==> flow/design.v <==
module sig_altmult_add
(
	input signed [15:0] dataa, datab, datac, datad,
	input 		clock, aclr,
	output reg 	[32:0] result
);
	reg signed	[15:0] dataa_reg, datab_reg, datac_reg, datad_reg;
	reg signed	[31:0] mult0_result, mult1_result;
	always @ (posedge clock or posedge aclr) begin
    	if (aclr) begin
			dataa_reg <= {16{1'b0}};
			datab_reg <= {16{1'b0}};
			datac_reg <= {16{1'b0}};
			datad_reg <= {16{1'b0}};
			mult0_result <= {32{1'b0}};
			mult1_result <= {32{1'b0}};
			result <= {33{1'b0}};
		end
		else begin
			dataa_reg <= dataa;
			datab_reg <= datab;
			datac_reg <= datac;
			datad_reg <= datad;
			mult0_result <= dataa_reg * datab_reg;
			mult1_result <= datac_reg * datad_reg;
			result <= mult0_result + mult1_result;
		end
	end
endmodule
======== From RTL to reports: sig_altmult_add ========
Tool output for the design above, in the order of the flow.
Line numbers count from 1 in the design file above.
Cell names lack the library's common part.
Not given: --
design
  top module .............................. sig_altmult_add
  clock ................................... clock
  cell library ............................ sky130hd
  library corner .......................... tt_025C_1v80

======== Word-level counts ========
Yosys after proc, flatten, opt, wreduce and memory -nomap, before mapping. Enables and synchronous resets that opt folds into registers are not counted as muxes. Memory bits, and registers merged into a memory's read port (data or address), are not among the register bits. Print and check cells are not counted. Equal cells are merged and count once.
word-level totals
  input bits .............................. 66
  elaborated cells ........................ 10
  bits in registers ....................... 161
  output and inout bits ................... 33
operators by class
  $mul .................................... 2
  $add $sub $neg .......................... 1
operator list
  cell                          count
  multiplier 16 x 16 -> 32 bit  2
  adder 32 x 32 -> 33 bit       1

======== Logic depth ========
Depth = most cells in a row (Yosys ltp): at word level without a register or memory, in the mapped netlist without a sequential cell, where the memories' decode and read muxes count.
logic depth
  depth after elaboration ................. 1
  ABC_AREA ................................ 0
  depth in mapped cells ................... 24
  mapped depth without buffers ............ 23

======== Synthesis result ========
The flow's flattened synthesis, as Yosys stat reports it; memories are mapped. The netlist is that of the ABC_AREA named above (0 if unset); the other value can give another one.
cells by type
  cell type  count  area in all (um^2)
  fa_1       525    1.05E+04
  dfrtp_1    161    4.03E+03
  ha_1       196    2.45E+03
  inv_1      617    2.32E+03
  and2_1     246    1.54E+03
  nand2_1    275    1032.24
  xnor2_1    66     578.054
  a21oi_1    59     295.283
  nor2_1     75     281.52
  a21o_1     37     277.766
  clkbuf_1   69     258.998
  xor2_1     23     201.443
  o21ai_0    31     155.149
  o21a_1     15     112.608
  nand2b_1   17     106.352
  nor3_1     20     100.096
  nand3_1    17     85.082
  a31oi_1    13     81.328
Other cell types: 53; their cells: 134.
synthesis totals
  sequential area ......................... 4028.9 um^2
  buffer cells ............................ 76
  flip-flops .............................. 161
  cells in the netlist .................... 2596
  cell area after synthesis ............... 25525.7 um^2

======== Path before layout ========
OpenSTA on the mapped netlist: ideal clock, no wires. The path of least setup slack (recovery checks aside). Input and output delay are each 20% of the period. Register names are those of the netlist, which keeps one name where synthesis merged equal registers.
path post-synthesis
  path kind ............................... reg2reg
  from .................................... reg datac_reg[15]
  to ...................................... reg mult1_result[31]
  setup slack ............................. 0.721 ns
  required time ........................... 6.920 ns
  period .................................. 7.0 ns
  path buffers ............................ 2
  stages on the path ...................... 22
  delay of the path ....................... 6.279 ns
  library setup time ...................... 0.080 ns
  time at the first pin ................... 0.000 ns
  arrival time ............................ 6.199 ns
  period reached after synthesis .......... 6.279 ns
"delay of the path" = arrival - input delay + setup time.
"stages on the path": output pins that drive a net of the path, with the launching flip-flop's if there is one; two outputs of one cell count as two.
"period reached after synthesis" = period - worst setup slack (recovery checks aside). The figure is calculated, with input and output delays left at 20% of the set period.
The rows between start and end are the longest chain of elaborated cells between them; the timing report does not say that the signal goes this way. Where chains are equally long, one stands for them.
Each line given opens the expression or statement behind the cell; cells for indexed reads and writes are added by Yosys, which also makes memories of some case tables.
between the ends, post-synthesis
  path through ............................ dfrtp_1 > clkbuf_1 > nand2_1 > inv_1 > fa_1 > fa_1 > fa_1 > fa_1 > fa_1 > inv_1 > fa_1 > inv_1 > ha_1 > clkbuf_1 > o21a_1 > o21ai_0 > o221a_2 > a21boi_0 > a2111oi_2 > o31ai_1 > a21oi_1 > xnor2_1
  length of the longest elaborated chain .. 1
  elaborated cells between the ends (all ways) .. 1
  RTL lines with such cells ............... 1
  classes of those cells .................. 1 x mul
ends and longest elaborated chain, post-synthesis
  element                       line  RTL
  start: declaration            7     reg signed [15:0] dataa_reg, datab_reg, datac_reg, datad_reg;
  start: assignment             13    datac_reg <= {16{1'b0}};
  start: assignment             22    datac_reg <= datac;
  multiplier 16 x 16 -> 32 bit  25    mult1_result <= datac_reg * datad_reg;
  end: assignment               16    mult1_result <= {32{1'b0}};
  end: assignment               25
  end: declaration              8     reg signed [31:0] mult0_result, mult1_result;

======== Timing after layout ========
From the final timing report of job 1: the path of least setup slack in the routed layout; clock arrival at registers is part of the times.
path after layout
  path kind ............................... reg2reg
  from .................................... reg datac_reg[15]
  to ...................................... reg mult1_result[31]
  stages on the path ...................... 22
  library setup time ...................... 0.08 ns
  time at the first pin ................... 0.49 ns
  setup slack ............................. -0.97 ns
  required time ........................... 5.65 ns
  arrival time ............................ 6.62 ns
  period .................................. 5.24 ns
  path buffers ............................ 2
The rows between start and end are the longest chain of elaborated cells between them; the timing report does not say that the signal goes this way. Where chains are equally long, one stands for them.
between the ends, after layout
  path through ............................ dfrtp_2 > clkbuf_16 > nand2_4 > inv_2 > fa_2 > fa_2 > fa_1 > fa_1 > fa_1 > inv_1 > fa_1 > inv_2 > ha_4 > buf_8 > o21a_1 > o211ai_1 > o221a_2 > o221ai_4 > a2111oi_4 > o31ai_1 > a21oi_1 > xnor2_1
  length of the longest elaborated chain .. 1
  elaborated cells between the ends (all ways) .. 1
  RTL lines with such cells ............... 1
  classes of those cells .................. 1 x mul
ends and longest elaborated chain, after layout
  element                       line  RTL
  start: declaration            7     reg signed [15:0] dataa_reg, datab_reg, datac_reg, datad_reg;
  start: assignment             13    datac_reg <= {16{1'b0}};
  start: assignment             22    datac_reg <= datac;
  multiplier 16 x 16 -> 32 bit  25    mult1_result <= datac_reg * datad_reg;
  end: assignment               16    mult1_result <= {32{1'b0}};
  end: assignment               25
  end: declaration              8     reg signed [31:0] mult0_result, mult1_result;

## Implementation results

Settings and measured results of 3 stored flow runs for module sig_altmult_add (sky130hd), not sorted in any way. The constraints put input and output delay at 20% of the set period each and load the outputs with 0.01 pF.
"achieved clock period (ns)": clock period set for the run, less the worst setup slack. It is reckoned from that one timing run; input and output delays stay at 20% of the period that was set.
"worst setup path time (ns)" = time allowed to the worst setup path (clock period - input delay - output delay, where it has them) - its slack; a late launch clock adds to it, a late capture clock takes from it.

Flow files of job 1
==> flow/run.sh <==
#!/bin/bash
# the make line also repeats the synthesis and layout settings of config.mk as NAME=value (left out here)
make -C /OpenROAD-flow-scripts/flow DESIGN_CONFIG=/design/flow/config.mk WORK_HOME=/design/flow/orfs CLKGATE_MAP_FILE= finish
==> flow/config.mk <==
export PLATFORM = sky130hd
export DESIGN_NAME = sig_altmult_add
export DESIGN_NICKNAME = sig_altmult_add
export VERILOG_FILES = /design/flow/design.v
export SDC_FILE = /design/flow/constraint.sdc
export NUM_CORES = 4
export LEC_CHECK = 0
export CAP_MARGIN = 10
export CELL_PAD_IN_SITES_DETAIL_PLACEMENT = 0
export CORE_MARGIN = 5
export CORE_UTILIZATION = 47
export CTS_CLUSTER_DIAMETER = 79
export GPL_ROUTABILITY_DRIVEN = 1
export GPL_TIMING_DRIVEN = 0
export HOLD_SLACK_MARGIN = 0.23
export MAX_ROUTING_LAYER = met4
export MIN_ROUTING_LAYER = met2
export PLACE_DENSITY_LB_ADDON = 0.1
export SETUP_SLACK_MARGIN = 0.72
export SLEW_MARGIN = 20
==> flow/constraint.sdc <==
create_clock -name core_clock -period 5.24 [get_ports {clock}]
set_input_delay 1.0480 -clock core_clock [delete_from_list [all_inputs] [get_ports {clock}]]
set_output_delay 1.0480 -clock core_clock [all_outputs]
set_load 0.01 [all_outputs]

report of job 1
yosys chip area after synthesis (um^2): 25525.7
finish__design__die__area: 59070.9
finish__design__instance__area__stdcell: 31790.5
finish__design__instance__utilization: 0.5907
finish__timing__setup__ws: -0.970
finish__timing__setup__tns: -21.535
finish__timing__hold__ws: 0.486
achieved clock period (ns): 6.210
worst setup path time (ns): 6.21
worst setup path kind: reg2reg

Flow files of job 2
==> flow/run.sh <==
#!/bin/bash
# the make line also repeats the synthesis and layout settings of config.mk as NAME=value (left out here)
make -C /OpenROAD-flow-scripts/flow DESIGN_CONFIG=/design/flow/config.mk WORK_HOME=/design/flow/orfs CLKGATE_MAP_FILE= finish
==> flow/config.mk <==
export PLATFORM = sky130hd
export DESIGN_NAME = sig_altmult_add
export DESIGN_NICKNAME = sig_altmult_add
export VERILOG_FILES = /design/flow/design.v
export SDC_FILE = /design/flow/constraint.sdc
export NUM_CORES = 4
export LEC_CHECK = 0
export CAP_MARGIN = 20
export CORE_MARGIN = 2
export CORE_UTILIZATION = 40
export SETUP_SLACK_MARGIN = -0.32
export SLEW_MARGIN = 20
==> flow/constraint.sdc <==
create_clock -name core_clock -period 6.78 [get_ports {clock}]
set_input_delay 1.3560 -clock core_clock [delete_from_list [all_inputs] [get_ports {clock}]]
set_output_delay 1.3560 -clock core_clock [all_outputs]
set_load 0.01 [all_outputs]

report of job 2
yosys chip area after synthesis (um^2): 25525.7
finish__design__die__area: 65851.3
finish__design__instance__area__stdcell: 28169.5
finish__design__instance__utilization: 0.4466
finish__timing__setup__ws: 0.156
finish__timing__setup__tns: 0.000
finish__timing__hold__ws: 0.487
achieved clock period (ns): 6.624
worst setup path time (ns): 6.62
worst setup path kind: reg2reg

Flow files of job 3
==> flow/run.sh <==
#!/bin/bash
# the make line also repeats the synthesis and layout settings of config.mk as NAME=value (left out here)
make -C /OpenROAD-flow-scripts/flow DESIGN_CONFIG=/design/flow/config.mk WORK_HOME=/design/flow/orfs CLKGATE_MAP_FILE= finish
==> flow/config.mk <==
export PLATFORM = sky130hd
export DESIGN_NAME = sig_altmult_add
export DESIGN_NICKNAME = sig_altmult_add
export VERILOG_FILES = /design/flow/design.v
export SDC_FILE = /design/flow/constraint.sdc
export NUM_CORES = 4
export LEC_CHECK = 0
export CAP_MARGIN = 10
export CELL_PAD_IN_SITES_DETAIL_PLACEMENT = 2
export CELL_PAD_IN_SITES_GLOBAL_PLACEMENT = 3
export CORE_MARGIN = 5
export CORE_UTILIZATION = 47
export CTS_CLUSTER_DIAMETER = 46
export GPL_ROUTABILITY_DRIVEN = 1
export GPL_TIMING_DRIVEN = 0
export HOLD_SLACK_MARGIN = 0.15
export MAX_ROUTING_LAYER = met4
export MIN_ROUTING_LAYER = met2
export SETUP_SLACK_MARGIN = 0.72
export SLEW_MARGIN = 20
==> flow/constraint.sdc <==
create_clock -name core_clock -period 5.24 [get_ports {clock}]
set_input_delay 1.0480 -clock core_clock [delete_from_list [all_inputs] [get_ports {clock}]]
set_output_delay 1.0480 -clock core_clock [all_outputs]
set_load 0.01 [all_outputs]

report of job 3: did not finish, cts, DPL-0033
